==> flow/design.v <==
module MUX(input [31:0] DMAport, output reg [24:0] out0, out1, out2, out3, out4, out5);
	always @ (*) begin
		out0 = 25'b0;
		out1 = 25'b0;
		out2 = 25'b0;
		out3 = 25'b0;
		out4 = 25'b0;
		out5 = 25'b0;
		case(DMAport[2:0])
			3'b000: out0 = DMAport[31:7];
			3'b001: out1 = DMAport[31:7];
			3'b010: out2 = DMAport[31:7];
			3'b011: out3 = DMAport[31:7];
			3'b100: out4 = DMAport[31:7];
			3'b101: out5 = DMAport[31:7];
			default:;
		endcase
	end
endmodule
module Register(input clk, input rst, input enable, input [23:0] datain, output reg [23:0] dataout);
	always @ (posedge clk or posedge rst) begin
		if (rst)
			dataout <= 24'b0;
		else if(enable)
			dataout <= datain;
	end
endmodule
module Wallace_BaughWooley (
    input  signed [7:0] a,
    input  signed [7:0] b,
    output signed [15:0] prod
);
    assign prod = a * b;
endmodule
module ConvEngine (
    input         clk,
    input         rst,
    input  [31:0] DMAport,        
    input         acc_enable,     
    input         acc_clear,      
    output [31:0] result          
);
    wire [24:0] mux_out0, mux_out1, mux_out2, mux_out3, mux_out4, mux_out5;
    MUX demux (
        .DMAport(DMAport),
        .out0(mux_out0),
        .out1(mux_out1),
        .out2(mux_out2),
        .out3(mux_out3),
        .out4(mux_out4),
        .out5(mux_out5)
    );
    wire [23:0] reg_data [5:0];
    Register reg0 (
        .clk(clk),
        .rst(rst),
        .enable(mux_out0[0]),
        .datain(mux_out0[24:1]),
        .dataout(reg_data[0])
    );
    Register reg1 (
        .clk(clk),
        .rst(rst),
        .enable(mux_out1[0]),
        .datain(mux_out1[24:1]),
        .dataout(reg_data[1])
    );
    Register reg2 (
        .clk(clk),
        .rst(rst),
        .enable(mux_out2[0]),
        .datain(mux_out2[24:1]),
        .dataout(reg_data[2])
    );
    Register reg3 (
        .clk(clk),
        .rst(rst),
        .enable(mux_out3[0]),
        .datain(mux_out3[24:1]),
        .dataout(reg_data[3])
    );
    Register reg4 (
        .clk(clk),
        .rst(rst),
        .enable(mux_out4[0]),
        .datain(mux_out4[24:1]),
        .dataout(reg_data[4])
    );
    Register reg5 (
        .clk(clk),
        .rst(rst),
        .enable(mux_out5[0]),
        .datain(mux_out5[24:1]),
        .dataout(reg_data[5])
    );
    wire signed [7:0] pixel [8:0];
    wire signed [7:0] kernel [8:0];
    assign pixel[0] = reg_data[0][23:16];
    assign pixel[1] = reg_data[0][15:8];
    assign pixel[2] = reg_data[0][7:0];
    assign pixel[3] = reg_data[1][23:16];
    assign pixel[4] = reg_data[1][15:8];
    assign pixel[5] = reg_data[1][7:0];
    assign pixel[6] = reg_data[2][23:16];
    assign pixel[7] = reg_data[2][15:8];
    assign pixel[8] = reg_data[2][7:0];
    assign kernel[0] = reg_data[3][23:16];
    assign kernel[1] = reg_data[3][15:8];
    assign kernel[2] = reg_data[3][7:0];
    assign kernel[3] = reg_data[4][23:16];
    assign kernel[4] = reg_data[4][15:8];
    assign kernel[5] = reg_data[4][7:0];
    assign kernel[6] = reg_data[5][23:16];
    assign kernel[7] = reg_data[5][15:8];
    assign kernel[8] = reg_data[5][7:0];
    wire signed [15:0] prod [8:0];
    Wallace_BaughWooley mult0 (.a(pixel[0]), .b(kernel[0]), .prod(prod[0]));
    Wallace_BaughWooley mult1 (.a(pixel[1]), .b(kernel[1]), .prod(prod[1]));
    Wallace_BaughWooley mult2 (.a(pixel[2]), .b(kernel[2]), .prod(prod[2]));
    Wallace_BaughWooley mult3 (.a(pixel[3]), .b(kernel[3]), .prod(prod[3]));
    Wallace_BaughWooley mult4 (.a(pixel[4]), .b(kernel[4]), .prod(prod[4]));
    Wallace_BaughWooley mult5 (.a(pixel[5]), .b(kernel[5]), .prod(prod[5]));
    Wallace_BaughWooley mult6 (.a(pixel[6]), .b(kernel[6]), .prod(prod[6]));
    Wallace_BaughWooley mult7 (.a(pixel[7]), .b(kernel[7]), .prod(prod[7]));
    Wallace_BaughWooley mult8 (.a(pixel[8]), .b(kernel[8]), .prod(prod[8]));
    wire signed [31:0] prod_ext [8:0];
    assign prod_ext[0] = {{16{prod[0][15]}}, prod[0]};
    assign prod_ext[1] = {{16{prod[1][15]}}, prod[1]};
    assign prod_ext[2] = {{16{prod[2][15]}}, prod[2]};
    assign prod_ext[3] = {{16{prod[3][15]}}, prod[3]};
    assign prod_ext[4] = {{16{prod[4][15]}}, prod[4]};
    assign prod_ext[5] = {{16{prod[5][15]}}, prod[5]};
    assign prod_ext[6] = {{16{prod[6][15]}}, prod[6]};
    assign prod_ext[7] = {{16{prod[7][15]}}, prod[7]};
    assign prod_ext[8] = {{16{prod[8][15]}}, prod[8]};
    wire signed [31:0] sum_products;
    assign sum_products = prod_ext[0] + prod_ext[1] + prod_ext[2] +
                          prod_ext[3] + prod_ext[4] + prod_ext[5] +
                          prod_ext[6] + prod_ext[7] + prod_ext[8];
    reg signed [31:0] accumulator;
    always @(posedge clk or posedge rst) begin
        if (rst) begin
            accumulator <= 32'b0;
        end else if (acc_clear) begin
            accumulator <= 32'b0;
        end else if (acc_enable) begin
            accumulator <= accumulator + sum_products;
        end
    end
    assign result = accumulator;
endmodule
# [Reports on ConvEngine]
# Tool output for the design above before and after an edit, in the order of the flow.
# "orig" refers to lines of the RTL above, "edited" to lines of the edited file.
# "diff" is "edited" less "orig", of the values as shown.
# Library cell names are shortened.
# A cell with - has no value.
[design] top="ConvEngine" clock="clk" lib="sky130hd" pvt_corner="tt_025C_1v80"

# [Diff]
# The edit as a unified diff against the file above.
# A script made this edit. It changes what the design does and was not meant as an optimisation.
# begin of diff
@@ -118,5 +118,5 @@
     Wallace_BaughWooley mult1 (.a(pixel[1]), .b(kernel[1]), .prod(prod[1]));
     Wallace_BaughWooley mult2 (.a(pixel[2]), .b(kernel[2]), .prod(prod[2]));
-    Wallace_BaughWooley mult3 (.a(pixel[3]), .b(kernel[3]), .prod(prod[3]));
+    assign prod[3] = 0;
     Wallace_BaughWooley mult4 (.a(pixel[4]), .b(kernel[4]), .prod(prod[4]));
     Wallace_BaughWooley mult5 (.a(pixel[5]), .b(kernel[5]), .prod(prod[5]));
# end of diff

# [Elaborated design]
# Counts by Yosys on the flattened word-level netlist (proc, flatten, opt, wreduce). Print and check cells are left out. Cells with the same type and inputs are merged into one.
[classes] element="n_addsub" orig=9 edited=8 diff=-1
[classes] element="n_mul" orig=9 edited=8 diff=-1
[classes] element="n_eq" orig=5 edited=5 diff=0
[classes] element="n_mux" orig=8 edited=8 diff=0
[classes] element="reduce_and_logical" orig=2 edited=2 diff=0
[ops] cell="two-way mux 25 bit" orig=6 edited=4 diff=-2
[ops] cell="two-way mux 17 bit" orig=0 edited=2 diff=2
[ops] cell="multiplier 8 x 8 -> 16 bit" orig=9 edited=8 diff=-1
[ops] cell="adder 23 x 16 -> 24 bit" orig=1 edited=0 diff=-1
[ops] cell="adder 32 x 24 -> 32 bit" orig=1 edited=0 diff=-1
[ops] cell="adder 32 x 23 -> 32 bit" orig=0 edited=1 diff=1
# Unchanged operator kinds not shown: 13.
[bits] element="register_bits" orig=176 edited=160 diff=-16
[bits] element="in_bits" orig=36 edited=36 diff=0
[bits] element="out_inout_bits" orig=32 edited=32 diff=0

# [Depth]
# Yosys ltp: most cells in a row. Word level: on the elaborated netlist, between registers, memories and ports. Mapped: between sequential cells and ports; inverters and the memories' decode and read muxes count.
[logic_depth] element="depth_word" orig=12 edited=11 diff=-1
[logic_depth] element="ABC_AREA" orig="0" edited="0"
[logic_depth] element="ltp_mapped" orig=31 edited=30 diff=-1
[logic_depth] element="depth_no_buf" orig=30 edited=29 diff=-1

# [Mapped cells and area]
# Yosys stat after the flow's synthesis: flattened, memories mapped to cells. It holds for the ABC_AREA given above (unset counts as 0); a run with the other value may have another netlist.
[mapped] element="stdcells" orig=3363 edited=3071 diff=-292
[mapped] element="yosys_area_mm2" orig=0.0357418 edited=0.0327389 diff=-0.0030029
[mapped] element="sequential_area_mm2" orig=0.0044042 edited=0.0040038 diff=-0.0004004
[mapped] element="ffs" orig=176 edited=160 diff=-16
[mapped] element="buffers" orig=57 edited=47 diff=-10
[by_type] cell="inv_1" orig=1044 edited=888 diff=-156
[by_type] cell="fa_1" orig=908 edited=793 diff=-115
[by_type] cell="ha_1" orig=215 edited=274 diff=59
[by_type] cell="nand2_1" orig=214 edited=183 diff=-31
[by_type] cell="nor2b_1" orig=34 edited=15 diff=-19
[by_type] cell="and2_1" orig=307 edited=289 diff=-18
[by_type] cell="mux2_2" orig=144 edited=127 diff=-17
[by_type] cell="dfrtp_1" orig=176 edited=160 diff=-16
[by_type] cell="nor2_1" orig=43 edited=59 diff=16
[by_type] cell="clkbuf_1" orig=55 edited=46 diff=-9
[by_type] cell="a21oi_1" orig=23 edited=31 diff=8
[by_type] cell="nand3_1" orig=6 edited=14 diff=8
[by_type] cell="xnor2_1" orig=28 edited=21 diff=-7
[by_type] cell="o21a_1" orig=9 edited=2 diff=-7
[by_type] cell="xor2_1" orig=7 edited=13 diff=6
[by_type] cell="o21ai_1" orig=1 edited=7 diff=6
[by_type] cell="o211ai_1" orig=6 edited=2 diff=-4
[by_type] cell="a31oi_1" orig=2 edited=5 diff=3
# Unchanged cell types not shown: 8.
# The list need not be complete.
# By module: a second synthesis without flattening, with its own total; a netlist apart from the flattened one above.
[hier_totals] element="cells_unflattened" orig=3817 edited=3494 diff=-323
[hier_totals] element="hier_area_mm2" orig=0.0384406 edited=0.0353164 diff=-0.0031242
# Rows give one instance, submodules left out.
[modules_orig] module="Wallace_BaughWooley" instances=9 cells=284 mod_area_mm2=0.0025124 seq_area_mm2=0
[modules_orig] module="ConvEngine" instances=1 cells=751 mod_area_mm2=0.0077287 seq_area_mm2=0.0008008
[modules_orig] module="Register" instances=6 cells=52 mod_area_mm2=0.001001 seq_area_mm2=0.0006006
[modules_orig] module="MUX" instances=1 cells=198 mod_area_mm2=0.0020945 seq_area_mm2=0
[modules_edited] module="Wallace_BaughWooley" instances=8 cells=284 mod_area_mm2=0.0025124 seq_area_mm2=0
[modules_edited] module="ConvEngine" instances=1 cells=712 mod_area_mm2=0.0071168 seq_area_mm2=0.0008008
[modules_edited] module="Register" instances=6 cells=52 mod_area_mm2=0.001001 seq_area_mm2=0.0006006
[modules_edited] module="MUX" instances=1 cells=198 mod_area_mm2=0.0020945 seq_area_mm2=0

# [Timing after synthesis]
# Source: OpenSTA report_checks on the synthesized netlist (no wires, ideal clock, input and output delay 20% of the period each), path of least setup slack; recovery checks are left aside. Register names are those of the netlist, which keeps one name where synthesis merged equal registers.
[synth_timing] element="path_type" orig="reg2reg" edited="reg2reg"
[synth_timing] element="start" orig="register reg3.dataout[16]" edited="register reg3.dataout[17]"
[synth_timing] element="end" orig="register accumulator[31]" edited="register accumulator[31]"
[synth_timing] element="period_ns" orig=10.0 edited=10.0 diff=0.0
[synth_timing] element="setup_time_ns" orig=0.082 edited=0.111 diff=0.029
[synth_timing] element="launch_ns" orig=0.000 edited=0.000 diff=0.000
[synth_timing] element="arrival_time_ns" orig=8.613 edited=8.554 diff=-0.059
[synth_timing] element="required_ns" orig=9.918 edited=9.889 diff=-0.029
[synth_timing] element="setup_slack_ns" orig=1.305 edited=1.335 diff=0.030
[synth_timing] element="delay_ns" orig=8.695 edited=8.665 diff=-0.030
[synth_timing] element="path_stages" orig=26 edited=27 diff=1
[synth_timing] element="synth_period_reached_ns" orig=8.695 edited=8.665 diff=-0.030
# "delay_ns" is the arrival time less input delay plus setup time.
# "path_stages" counts driving pins, that of a launching flip-flop among them; a cell with two outputs on the path counts twice.
# "synth_period_reached_ns" is the clock period less the worst setup slack; recovery checks do not enter. This is arithmetic on one report: input and output delays are still those of the set period (20% each).
# The rows between start and end are the longest chain of elaborated cells between them; the timing report does not say that the signal goes this way. Where chains are equally long, one stands for them.
# Each line given opens the expression or statement behind the cell; cells for indexed reads and writes are added by Yosys, which also makes memories of some case tables.
# A register here has more assigning lines than the two given.
[synth_between_orig] path_cell_list="dfrtp_1 > clkbuf_1 > and2_1 > fa_1 > fa_1 > fa_1 > fa_1 > fa_1 > inv_1 > fa_1 > inv_1 > fa_1 > fa_1 > fa_1 > inv_1 > fa_1 > inv_1 > ha_1 > a21oi_2 > o21bai_1 > a2111o_1 > nor3b_2 > o31a_2 > a21oi_2 > or4b_1 > a31oi_1" elab_chain_cells=12 cone_cells=12 cone_lines=5 cone_classes="add/sub: 9; mul: 1; mux: 2"
[synth_rtl_orig] element="from (decl)" line=20 rtl="module Register(input clk, input rst, input enable, input [23:0] datain, output reg [23:0] dataout);"
[synth_rtl_orig] element="from (assign)" line=23 rtl="dataout <= 24'b0;"
[synth_rtl_orig] element="from (assign)" line=25 rtl="dataout <= datain;"
[synth_rtl_orig] element="multiplier 8 x 8 -> 16 bit" line=33 rtl="assign prod = a * b;"
[synth_rtl_orig] element="adder 16 x 16 -> 17 bit" line=137
[synth_rtl_orig] element="adder 17 x 16 -> 18 bit" line=137
[synth_rtl_orig] element="adder 18 x 16 -> 19 bit" line=137
[synth_rtl_orig] element="adder 19 x 16 -> 20 bit" line=137
[synth_rtl_orig] element="adder 20 x 16 -> 21 bit" line=137
[synth_rtl_orig] element="adder 21 x 16 -> 22 bit" line=137
[synth_rtl_orig] element="adder 22 x 16 -> 23 bit" line=137
[synth_rtl_orig] element="adder 23 x 16 -> 24 bit" line=137
[synth_rtl_orig] element="adder 32 x 24 -> 32 bit" line=147
[synth_rtl_orig] element="two-way mux 32 bit" line=146 rtl="end else if (acc_enable) begin"
[synth_rtl_orig] element="two-way mux 32 bit" line=144 rtl="end else if (acc_clear) begin"
[synth_rtl_orig] element="to (assign)" line=143 rtl="accumulator <= 32'b0;"
[synth_rtl_orig] element="to (assign)" line=147
[synth_rtl_orig] element="to (decl)" line=140 rtl="reg signed [31:0] accumulator;"
[synth_between_edited] path_cell_list="dfrtp_1 > clkbuf_1 > nand2_1 > inv_1 > fa_1 > fa_1 > fa_1 > inv_1 > fa_1 > fa_1 > inv_1 > fa_1 > fa_1 > fa_1 > fa_1 > inv_1 > fa_1 > inv_1 > ha_1 > a21o_1 > a221o_2 > o211ai_2 > a21boi_2 > nor4b_2 > or3_1 > a311oi_1 > a2111oi_2" elab_chain_cells=11 cone_cells=11 cone_lines=5 cone_classes="add/sub: 8; mul: 1; mux: 2"
[synth_rtl_edited] element="from (decl)" line=20 rtl="module Register(input clk, input rst, input enable, input [23:0] datain, output reg [23:0] dataout);"
[synth_rtl_edited] element="from (assign)" line=23 rtl="dataout <= 24'b0;"
[synth_rtl_edited] element="from (assign)" line=25 rtl="dataout <= datain;"
[synth_rtl_edited] element="multiplier 8 x 8 -> 16 bit" line=33 rtl="assign prod = a * b;"
[synth_rtl_edited] element="adder 16 x 16 -> 17 bit" line=137
[synth_rtl_edited] element="adder 17 x 16 -> 18 bit" line=137
[synth_rtl_edited] element="adder 18 x 16 -> 19 bit" line=137
[synth_rtl_edited] element="adder 19 x 16 -> 20 bit" line=137
[synth_rtl_edited] element="adder 20 x 16 -> 21 bit" line=137
[synth_rtl_edited] element="adder 21 x 16 -> 22 bit" line=137
[synth_rtl_edited] element="adder 22 x 16 -> 23 bit" line=137
[synth_rtl_edited] element="adder 32 x 23 -> 32 bit" line=147
[synth_rtl_edited] element="two-way mux 32 bit" line=146 rtl="end else if (acc_enable) begin"
[synth_rtl_edited] element="two-way mux 32 bit" line=144 rtl="end else if (acc_clear) begin"
[synth_rtl_edited] element="to (assign)" line=143 rtl="accumulator <= 32'b0;"
[synth_rtl_edited] element="to (assign)" line=147
[synth_rtl_edited] element="to (decl)" line=140 rtl="reg signed [31:0] accumulator;"

# [Worst path after layout]
# Path of least setup slack in the final report of the runs of pair 1 (OpenROAD, finished layout, wires in). Where an end is a register, its clock arrival counts in the times.
[layout_timing] element="path_type" orig="reg2reg" edited="reg2reg"
[layout_timing] element="start" orig="register reg2.dataout[23]" edited="register reg2.dataout[15]"
[layout_timing] element="end" orig="register accumulator[31]" edited="register accumulator[31]"
[layout_timing] element="period_ns" orig=10.0 edited=10.0 diff=0.0
[layout_timing] element="setup_time_ns" orig=0.07 edited=0.10 diff=0.03
[layout_timing] element="launch_ns" orig=0.52 edited=0.50 diff=-0.02
[layout_timing] element="arrival_time_ns" orig=9.81 edited=9.70 diff=-0.11
[layout_timing] element="required_ns" orig=10.45 edited=10.41 diff=-0.04
[layout_timing] element="setup_slack_ns" orig=0.64 edited=0.72 diff=0.08
[layout_timing] element="path_stages" orig=26 edited=28 diff=2
# The rows between start and end are the longest chain of elaborated cells between them; the timing report does not say that the signal goes this way. Where chains are equally long, one stands for them.
# A register here has more assigning lines than the two given.
[layout_between_orig] path_cell_list="dfrtp_1 > and2_1 > inv_1 > fa_1 > inv_1 > fa_1 > inv_1 > fa_1 > fa_1 > fa_1 > fa_1 > fa_1 > inv_1 > fa_1 > fa_1 > inv_1 > fa_1 > inv_1 > ha_1 > a21o_1 > a2111o_1 > nor3b_2 > o31a_2 > a21oi_2 > or4b_1 > a31oi_1" elab_chain_cells=7 cone_cells=7 cone_lines=5 cone_classes="add/sub: 4; mul: 1; mux: 2"
[layout_rtl_orig] element="from (decl)" line=20 rtl="module Register(input clk, input rst, input enable, input [23:0] datain, output reg [23:0] dataout);"
[layout_rtl_orig] element="from (assign)" line=23 rtl="dataout <= 24'b0;"
[layout_rtl_orig] element="from (assign)" line=25 rtl="dataout <= datain;"
[layout_rtl_orig] element="multiplier 8 x 8 -> 16 bit" line=33 rtl="assign prod = a * b;"
[layout_rtl_orig] element="adder 21 x 16 -> 22 bit" line=137
[layout_rtl_orig] element="adder 22 x 16 -> 23 bit" line=137
[layout_rtl_orig] element="adder 23 x 16 -> 24 bit" line=137
[layout_rtl_orig] element="adder 32 x 24 -> 32 bit" line=147
[layout_rtl_orig] element="two-way mux 32 bit" line=146 rtl="end else if (acc_enable) begin"
[layout_rtl_orig] element="two-way mux 32 bit" line=144 rtl="end else if (acc_clear) begin"
[layout_rtl_orig] element="to (assign)" line=143 rtl="accumulator <= 32'b0;"
[layout_rtl_orig] element="to (assign)" line=147
[layout_rtl_orig] element="to (decl)" line=140 rtl="reg signed [31:0] accumulator;"
[layout_between_edited] path_cell_list="dfrtp_1 > and2_1 > inv_1 > fa_1 > inv_1 > fa_1 > fa_1 > inv_1 > fa_1 > fa_1 > fa_1 > inv_1 > fa_1 > fa_1 > fa_1 > inv_1 > fa_1 > inv_1 > ha_1 > a211o_1 > a21oi_1 > nor4b_2 > buf_4 > nor3_1 > nor4b_2 > or3_1 > a311oi_1 > a2111oi_2" elab_chain_cells=6 cone_cells=6 cone_lines=5 cone_classes="add/sub: 3; mul: 1; mux: 2"
[layout_rtl_edited] element="from (decl)" line=20 rtl="module Register(input clk, input rst, input enable, input [23:0] datain, output reg [23:0] dataout);"
[layout_rtl_edited] element="from (assign)" line=23 rtl="dataout <= 24'b0;"
[layout_rtl_edited] element="from (assign)" line=25 rtl="dataout <= datain;"
[layout_rtl_edited] element="multiplier 8 x 8 -> 16 bit" line=33 rtl="assign prod = a * b;"
[layout_rtl_edited] element="adder 21 x 16 -> 22 bit" line=137
[layout_rtl_edited] element="adder 22 x 16 -> 23 bit" line=137
[layout_rtl_edited] element="adder 32 x 23 -> 32 bit" line=147
[layout_rtl_edited] element="two-way mux 32 bit" line=146 rtl="end else if (acc_enable) begin"
[layout_rtl_edited] element="two-way mux 32 bit" line=144 rtl="end else if (acc_clear) begin"
[layout_rtl_edited] element="to (assign)" line=143 rtl="accumulator <= 32'b0;"
[layout_rtl_edited] element="to (assign)" line=147
[layout_rtl_edited] element="to (decl)" line=140 rtl="reg signed [31:0] accumulator;"

# [Flow runs]
# Both versions went through the flow (Yosys, OpenROAD) with the same settings in each pair. Constraints: input delay and output delay 20% of the set period each, output load 0.01 pF.
[flow_settings_pair_1] CORE_UTILIZATION=40 period_ns=10.0 CAP_MARGIN=20 CORE_MARGIN=2 SLEW_MARGIN=20
[results_pair_1] element="yosys.chip_area_mm2" orig=0.0357418 edited=0.0327389 diff=-0.0030029
[results_pair_1] element="final_die_area_mm2" orig=0.0917605 edited=0.0841522 diff=-0.0076083
[results_pair_1] element="post_route_stdcell_area_mm2" orig=0.0384569 edited=0.0353464 diff=-0.0031105
[results_pair_1] element="post_route_util_pct" orig=43.4 edited=43.7 diff=0.3
[results_pair_1] element="timing.setup.ws_ns" orig=0.641 edited=0.715 diff=0.074
[results_pair_1] element="tns_ns" orig=0.000 edited=0.000 diff=0.000
[results_pair_1] element="final_hold_ws_ns" orig=0.558 edited=0.548 diff=-0.010
[results_pair_1] element="period_less_ws_ns" orig=9.359 edited=9.285 diff=-0.074
[flow_settings_pair_2] CELL_PAD_IN_SITES_DETAIL_PLACEMENT=1 CELL_PAD_IN_SITES_GLOBAL_PLACEMENT=2 CORE_ASPECT_RATIO=1.91 CORE_MARGIN=7 CORE_UTILIZATION=45 CTS_CLUSTER_DIAMETER=387 CTS_CLUSTER_SIZE=43 GPL_TIMING_DRIVEN=0 MIN_ROUTING_LAYER="met2" PLACE_DENSITY=0.65 SETUP_SLACK_MARGIN=0.58 SLEW_MARGIN=25 period_ns=6.2 CAP_MARGIN=20
[results_pair_2] element="yosys.chip_area_mm2" orig=0.0357418 edited=0.0327389 diff=-0.0030029
[results_pair_2] element="final_die_area_mm2" orig=0.0879285 edited=0.0809007 diff=-0.0070278
[results_pair_2] element="post_route_stdcell_area_mm2" orig=0.040873 edited=0.037262 diff=-0.003611
[results_pair_2] element="post_route_util_pct" orig=52.0 edited=51.8 diff=-0.2
[results_pair_2] element="timing.setup.ws_ns" orig=-2.647 edited=-2.919 diff=-0.272
[results_pair_2] element="tns_ns" orig=-57.510 edited=-60.098 diff=-2.588
[results_pair_2] element="final_hold_ws_ns" orig=0.578 edited=0.572 diff=-0.006
[results_pair_2] element="period_less_ws_ns" orig=8.847 edited=9.119 diff=0.272
# "period_less_ws_ns" is the run's clock period less its worst setup slack. It is reckoned from that one timing run; input and output delays stay at 20% of the period that was set.
